==> flow/design.v <==
module processor
(
	output reg w_en,
	output reg done,
	output reg [7:0] addr,
	output reg [31:0] data_out,
	input clk,
	input rst_n,
	input start,
	input [31:0] data_in
);
	parameter RESET = 3'd0;
	parameter READ_DATA = 3'd1;
	parameter READ_INSTRUCTON = 3'd2;
	parameter DELAY = 3'd3;
	parameter EXECUTE = 3'd4;
	parameter ADD = 3'd0;
	parameter SUB = 3'd1;
	parameter MUL = 3'd2;
	parameter TR = 3'd3;
	parameter DET = 3'd4;
	reg [2:0] cs,ns;
	reg [1:0] read_data_counter;
	reg [3:0] a11,a12,a21,a22,b11,b12,b21,b22;
	always@(posedge clk or negedge rst_n)begin
		if(~rst_n) cs <= RESET;
		else cs <= ns;
	end
	always@(*)begin
		case(cs)
			RESET : ns = (start & rst_n) ? READ_DATA : RESET;
			READ_DATA : ns = (read_data_counter == 2) ? READ_INSTRUCTON : READ_DATA;
			READ_INSTRUCTON : ns = DELAY;
			DELAY : ns = EXECUTE;
			EXECUTE : ns = RESET;
			default : ns = RESET;
		endcase
	end
	always@(posedge clk or negedge rst_n)begin
		if(~rst_n)begin
			done <= 0;
			w_en <= 0;
			addr <= 8'd255;
			data_out <= 0;
			read_data_counter <= 0;
			a11 <= 0;
			a12 <= 0;
			a21 <= 0; 
			a22 <= 0;
			b11 <= 0;
			b12 <= 0;
			b21 <= 0;
			b22 <= 0;	
		end
		else begin
			case(ns)
				RESET : begin
					done <= 0;
					w_en <= 0;
					addr <= 8'd255;
					data_out <= 0;
					read_data_counter <= 0;
					a11 <= 0;
					a12 <= 0;
					a21 <= 0; 
					a22 <= 0;
					b11 <= 0;
					b12 <= 0;
					b21 <= 0;
					b22 <= 0;
				end
				READ_DATA : begin
					done <= 0;
					w_en <= 0;
					addr <= 8'd255;
					data_out <= 0;
					read_data_counter <= read_data_counter + 1;
					a11 <= data_in[3:0];
					a12 <= data_in[7:4];
					a21 <= data_in[11:8]; 
					a22 <= data_in[15:12];
					b11 <= data_in[19:16];
					b12 <= data_in[23:20];
					b21 <= data_in[27:24];
					b22 <= data_in[31:28];
				end
				READ_INSTRUCTON : begin
					done <= 0;
					w_en <= 0;
					addr <= 0;
					data_out <= 0;
					read_data_counter <= 0;
					a11 <= a11;
					a12 <= a12;
					a21 <= a21; 
					a22 <= a22;
					b11 <= b11;
					b12 <= b12;
					b21 <= b21;
					b22 <= b22;
				end
				DELAY : begin
					done <= done;
					w_en <= w_en;
					addr <= addr;
					data_out <= 0;
					read_data_counter <= 0;
					a11 <= a11;
					a12 <= a12;
					a21 <= a21; 
					a22 <= a22;
					b11 <= b11;
					b12 <= b12;
					b21 <= b21;
					b22 <= b22;
				end
				EXECUTE : begin
					addr <= data_in[7:0];
					read_data_counter <= read_data_counter;
					a11 <= a11;
					a12 <= a12;
					a21 <= a21; 
					a22 <= a22;
					b11 <= b11;
					b12 <= b12;
					b21 <= b21;
					b22 <= b22;
					case(data_in[31:29])
						ADD : begin
							done <= 1;
							w_en <= 1;
							data_out [7:0] <= $signed(a11) + $signed(b11);
							data_out [15:8] <= $signed(a12) + $signed(b12);
							data_out [23:16] <= $signed(a21) + $signed(b21);
							data_out [31:24] <= $signed(a22) + $signed(b22);
						end
						SUB : begin
							done <= 1;
							w_en <= 1;
							data_out [7:0] <= $signed(a11) - $signed(b11);
							data_out [15:8] <= $signed(a12) - $signed(b12);
							data_out [23:16] <= $signed(a21) - $signed(b21);
							data_out [31:24] <= $signed(a22) - $signed(b22);
						end
						MUL : begin
							done <= 1;
							w_en <= 1;
							data_out [7:0] <= ($signed(a11) * $signed(b11)) + ($signed(a12) * $signed(b21));
							data_out [15:8] <= ($signed(a11) * $signed(b12)) + ($signed(a12) * $signed(b22));
							data_out [23:16] <= ($signed(a21) * $signed(b11)) + ($signed(a22) * $signed(b21));
							data_out [31:24] <= ($signed(a21) * $signed(b12)) + ($signed(a22) * $signed(b22));
						end
						TR : begin
							done <= 1;
							w_en <= 1;
							data_out [7:0] <= {a11[3],a11[3],a11[3],a11[3],a11};
							data_out [15:8] <= {a21[3],a21[3],a21[3],a21[3],a21};
							data_out [23:16] <= {a12[3],a12[3],a12[3],a12[3],a12};
							data_out [31:24] <= {a22[3],a22[3],a22[3],a22[3],a22};
						end
						DET : begin
							done <= 1;
							w_en <= 1;
							data_out <= ($signed(a11) * $signed(a22)) - ($signed(a12) * $signed(a21));
						end
						default : begin
							done <= 0;
							w_en <= 0;
						end
					endcase
				end
			endcase
		end
	end
endmodule
* Reports on processor
Tool output for the design above, in the order of the flow.
Lines are those of the file above, counted from 1.
Cell names lack the library's common part.
A cell with n/a has no value.
- Design top :: processor
- Clock port :: clk
- Standard-cell library :: sky130hd
- Library corner :: tt_025C_1v80

* Word level
Yosys after proc, flatten, opt, wreduce and memory -nomap, before mapping. Memory bits, and registers merged into a memory's read port (data or address), are not among the register bits. Print and check cells are not counted.
- Register bits after elaboration :: 78
- Input port bits :: 35
- Output and inout bits :: 42
- Cells after elaboration :: 88
- Add/subtract/negate cells :: 14
- Multiply operators :: 10
- Equal/unequal tests :: 13
- Multiplexer cells :: 23
- Bitwise logic cells :: 1
- Reductions and logical operators :: 14
** Operators with widths (number)
- multiplier 4 x 4 -> 8 bit :: 10
- parallel mux 8 bit (select 5 bit) :: 4
- parallel mux 8 bit (select 2 bit) :: 4
- parallel mux 4 bit (select 2 bit) :: 8
- adder 8 bit :: 4
- parallel mux 8 bit (select 3 bit) :: 1
- adder 4 x 4 -> 5 bit :: 4
- subtractor 4 x 4 -> 5 bit :: 4
- equality test 3 x 2 -> 1 bit (second input constant) :: 6
- parallel mux 3 bit (select 4 bit) :: 1
- equality test 3 x 1 -> 1 bit (second input constant) :: 3
- logical NOT 3 bit :: 3
- subtractor 8 x 8 -> 9 bit :: 1
- nonzero test 2 bit :: 4
- equality test 3 bit (second input constant) :: 2
- OR reduction 3 bit :: 2
- != test 6 bit (second input constant) :: 1
- OR reduction 5 bit :: 1
- OR reduction 4 bit :: 1
- parallel mux 2 bit (select 2 bit) :: 1
- nonzero test 3 bit :: 1
- adder 2 x 1 -> 2 bit (second input constant) :: 1
- equality test 2 bit (second input constant) :: 1
- AND reduction 2 bit :: 1
- OR reduction 2 bit :: 1
- parallel mux 1 bit (select 2 bit) :: 1
- two-way mux 2 bit :: 1
- two-way mux 1 bit :: 2
- bitwise AND 1 bit :: 1

* Depth
Depth = most cells in a row (Yosys ltp): at word level without a register or memory, in the mapped netlist without a sequential cell, where the memories' decode and read muxes count.
- Word-level depth :: 7
- ABC_AREA :: 1
- Gate-level depth with buffers :: 26
- Depth with buffers taken out :: 25

* Netlist
Source: synth_stat.txt of the flow (Yosys; design flattened, memories mapped). It holds for the ABC_AREA given above (unset counts as 0); a run with the other value may have another netlist.
- Cells in the netlist :: 1684
- Mapped area :: 12513.3 sq um
- Area of sequential cells :: 2013.2 sq um
- Flip-flop cells :: 80
- Buffer cells :: 46
** Cells by type
- fa_1 :: number 144, total area 2.88E+03 sq um
- ha_1 :: number 147, total area 1.84E+03 sq um
- dfrtp_1 :: number 71, total area 1.78E+03 sq um
- inv_1 :: number 418, total area 1.57E+03 sq um
- nand2_1 :: number 391, total area 1.47E+03 sq um
- o21ai_0 :: number 88, total area 440.422 sq um
- nor2_1 :: number 96, total area 360.346 sq um
- a21oi_1 :: number 60, total area 300.288 sq um
- nand3_1 :: number 50, total area 250.24 sq um
- dfstp_2 :: number 9, total area 236.477 sq um
- xor2_1 :: number 24, total area 210.202 sq um
- o22ai_1 :: number 27, total area 168.912 sq um
- clkbuf_1 :: number 36, total area 135.13 sq um
- xnor2_1 :: number 13, total area 113.859 sq um
- or2_2 :: number 18, total area 112.608 sq um
- o211ai_1 :: number 12, total area 90.086 sq um
- a221oi_1 :: number 9, total area 78.826 sq um
- nor3_1 :: number 9, total area 45.043 sq um
Other cell types: 27; their cells: 62.

* Worst setup path after synthesis
Path of least setup slack by OpenSTA after synthesis, without wires, with an ideal clock, recovery checks aside; 20% of the period is set as input and as output delay. Where synthesis merged equal registers, the netlist keeps one of their names.
- Kind :: flip-flop to flip-flop
- Start :: reg b22[3]
- End :: reg data_out[30]
- Period :: 7000 ps
- Library setup time :: 116 ps
- Time at the first pin :: 0 ps
- Arrival time :: 4448 ps
- Required time :: 6884 ps
- Path slack :: 2435 ps
- Path delay :: 4564 ps
- Stages on the path :: 20
- Buffers on the path :: 1
- Period reached after synthesis :: 4565 ps
"path delay" = arrival - input delay + setup time.
"stages on the path" counts driving pins, that of a launching flip-flop among them; a cell with two outputs on the path counts twice.
"period reached after synthesis" is the clock period less the worst setup slack; recovery checks do not enter. This is arithmetic on one report: input and output delays are still those of the set period (20% each).
Between the ends stands the longest chain of elaborated cells between them, by number of cells; it is not shown to be the way that was timed. Of several equally long chains one is given.
Each line given opens the expression or statement behind the cell; cells for indexed reads and writes are added by Yosys, which also makes memories of some case tables.
A register here has more assigning lines than the two given.
- Path through :: dfrtp_1 -> buf_2 -> clkinv_1 -> nor2_1 -> fa_1 -> fa_1 -> fa_1 -> inv_1 -> fa_1 -> inv_1 -> ha_1 -> nand2_1 -> inv_1 -> nand4_1 -> nand3_1 -> or2_2 -> nand3_1 -> nand4_1 -> nand2_1 -> nand2_1
- Length of the longest elaborated chain :: 4
- Elaborated cells between the ends (all ways) :: 6
- RTL lines with such cells :: 5
- Those cells by class :: add/sub: 3; mul: 1; mux: 2
** Ends and longest elaborated chain, post-synthesis
- start, declared :: line 24 : reg [3:0] a11,a12,a21,a22,b11,b12,b21,b22;
- start, assigned :: line 85 : b22 <= data_in[31:28];
- start, assigned :: line 100 : b22 <= b22;
- multiplier 4 x 4 -> 8 bit :: line 151 : data_out [31:24] <= ($signed(a21) * $signed(b12)) + ($signed(a22) * $signed(b22));
- adder 8 bit :: line 151
- parallel mux 8 bit (select 5 bit) :: line 128 : case(data_in[31:29])
- parallel mux 8 bit (select 2 bit) :: line 56 : case(ns)
- end, assigned :: line 135 : data_out [31:24] <= $signed(a22) + $signed(b22);
- end, assigned :: line 143 : data_out [31:24] <= $signed(a22) - $signed(b22);
- end, declared :: line 6 : output reg [31:0] data_out,

* Worst path after layout
From the final timing report of stored run 1: the path of least setup slack in the routed layout; clock arrival at registers is part of the times.
The report prints the path's times to 10 ps; the period is as set.
- Kind :: flip-flop to flip-flop
- Start :: reg a22[3]
- End :: reg data_out[25]
- Period :: 3300 ps
- Library setup time :: 100 ps
- Time at the first pin :: 370 ps
- Arrival time :: 4720 ps
- Required time :: 3560 ps
- Path slack :: -1160 ps
- Stages on the path :: 26
- Buffers on the path :: 0
Between the ends stands the longest chain of elaborated cells between them, by number of cells; it is not shown to be the way that was timed. Of several equally long chains one is given.
A register here has more assigning lines than the two given.
- Path through :: dfrtp_2 -> inv_2 -> nor2_1 -> fa_1 -> inv_1 -> ha_1 -> ha_1 -> inv_2 -> fa_1 -> inv_1 -> fa_1 -> inv_2 -> ha_4 -> nand2_2 -> o21ai_4 -> nand3_2 -> inv_2 -> nor2_2 -> inv_2 -> nand2_4 -> nand3_4 -> nand2_8 -> inv_4 -> nand2_1 -> nand2_1 -> nand2_1
- Length of the longest elaborated chain :: 4
- Elaborated cells between the ends (all ways) :: 4
- RTL lines with such cells :: 3
- Those cells by class :: add/sub: 1; mul: 1; mux: 2
** Ends and longest elaborated chain, post-layout
- start, declared :: line 24 : reg [3:0] a11,a12,a21,a22,b11,b12,b21,b22;
- start, assigned :: line 81 : a22 <= data_in[15:12];
- start, assigned :: line 96 : a22 <= a22;
- multiplier 4 x 4 -> 8 bit :: line 164 : data_out <= ($signed(a11) * $signed(a22)) - ($signed(a12) * $signed(a21));
- subtractor 8 x 8 -> 9 bit :: line 164
- parallel mux 8 bit (select 5 bit) :: line 128 : case(data_in[31:29])
- parallel mux 8 bit (select 2 bit) :: line 56 : case(ns)
- end, assigned :: line 135 : data_out [31:24] <= $signed(a22) + $signed(b22);
- end, assigned :: line 143 : data_out [31:24] <= $signed(a22) - $signed(b22);
- end, declared :: line 6 : output reg [31:0] data_out,

Subject: flow runs of processor

Hi,

Settings and measured results of 5 stored flow runs for module processor (sky130hd), not sorted in any way. The constraints put input and output delay at 20% of the set period each and load the outputs with 0.01 pF.
"clock period achieved" is the run's clock period less its worst setup slack. It is reckoned from that one timing run; input and output delays stay at 20% of the period that was set.
"worst path time" = time allowed to the worst setup path (clock period - input delay - output delay, where it has them) - its slack; a late launch clock adds to it, a late capture clock takes from it.
"worst path time" is given in steps of 10 ps.

** Stored run 1
- Settings :: ABC_AREA=1; CAP_MARGIN=15; CORE_UTILIZATION=35; CTS_CLUSTER_DIAMETER=354; CTS_CLUSTER_SIZE=99; GPL_ROUTABILITY_DRIVEN=0; GPL_TIMING_DRIVEN=1; HOLD_SLACK_MARGIN=-0.09; MAX_ROUTING_LAYER=met5; MIN_ROUTING_LAYER=met2; PLACE_DENSITY_LB_ADDON=0.29; TNS_END_PERCENT=45; period_ns=3.3; CORE_MARGIN=2; SLEW_MARGIN=20
- Area of the standard cells in the finished layout :: 16166.8 sq um
- Clock period achieved :: 4458 ps
- Synthesized cell area :: 12513.3 sq um
- Worst setup slack after layout :: -1158 ps
- Worst path time :: 4460 ps
- Kind of the worst setup path :: flip-flop to flip-flop
- Die footprint :: 37279.9 sq um

** Stored run 2
- Settings :: CORE_ASPECT_RATIO=0.89; CTS_CLUSTER_DIAMETER=344; period_ns=5.65; CAP_MARGIN=20; CORE_MARGIN=2; CORE_UTILIZATION=40; SLEW_MARGIN=20
- Area of the standard cells in the finished layout :: 13213.9 sq um
- Die footprint :: 30393.5 sq um
- Worst path time :: 5180 ps
- Kind of the worst setup path :: flip-flop to flip-flop
- Worst setup slack after layout :: 468 ps
- Synthesized cell area :: 11604.9 sq um
- Clock period achieved :: 5182 ps

** Stored run 3
- Settings :: CAP_MARGIN=15; CELL_PAD_IN_SITES_DETAIL_PLACEMENT=0; CELL_PAD_IN_SITES_GLOBAL_PLACEMENT=3; CORE_ASPECT_RATIO=0.89; CORE_MARGIN=4; CORE_UTILIZATION=19; CTS_CLUSTER_DIAMETER=228; GPL_TIMING_DRIVEN=1; HOLD_SLACK_MARGIN=0.05; MAX_ROUTING_LAYER=met4; PLACE_DENSITY_LB_ADDON=0.1; SETUP_SLACK_MARGIN=0.97; SLEW_MARGIN=25; period_ns=5.88
- Die footprint :: 65103.3 sq um
- Clock period achieved :: 4794 ps
- Worst path time :: 4790 ps
- Kind of the worst setup path :: flip-flop to flip-flop
- Worst setup slack after layout :: 1086 ps
- Synthesized cell area :: 11604.9 sq um
- Area of the standard cells in the finished layout :: 14092.3 sq um

** Stored run 4
- Settings :: CELL_PAD_IN_SITES_DETAIL_PLACEMENT=1; CELL_PAD_IN_SITES_GLOBAL_PLACEMENT=0; CORE_UTILIZATION=49; MAX_ROUTING_LAYER=met5; PLACE_DENSITY=0.7; SETUP_SLACK_MARGIN=-0.17; SLEW_MARGIN=10; period_ns=5.67; CAP_MARGIN=20; CORE_MARGIN=2
- Worst setup slack after layout :: 323 ps
- Synthesized cell area :: 11604.9 sq um
- Area of the standard cells in the finished layout :: 13181.4 sq um
- Clock period achieved :: 5347 ps
- Die footprint :: 24930.8 sq um
- Worst path time :: 5350 ps
- Kind of the worst setup path :: flip-flop to flip-flop

** Stored run 5
- Settings :: CAP_MARGIN=15; CELL_PAD_IN_SITES_DETAIL_PLACEMENT=0; CELL_PAD_IN_SITES_GLOBAL_PLACEMENT=3; CORE_ASPECT_RATIO=0.89; CORE_MARGIN=4; CORE_UTILIZATION=19; CTS_CLUSTER_DIAMETER=228; GPL_TIMING_DRIVEN=1; HOLD_SLACK_MARGIN=0.05; MAX_ROUTING_LAYER=met4; MIN_ROUTING_LAYER=met2; PLACE_DENSITY_LB_ADDON=0.1; SETUP_SLACK_MARGIN=0.97; SLEW_MARGIN=25; period_ns=6.43
- Worst setup slack after layout :: 1235 ps
- Synthesized cell area :: 11604.9 sq um
- Worst path time :: 5200 ps
- Kind of the worst setup path :: flip-flop to flip-flop
- Die footprint :: 65103.3 sq um
- Area of the standard cells in the finished layout :: 13860.8 sq um
- Clock period achieved :: 5195 ps

Regards
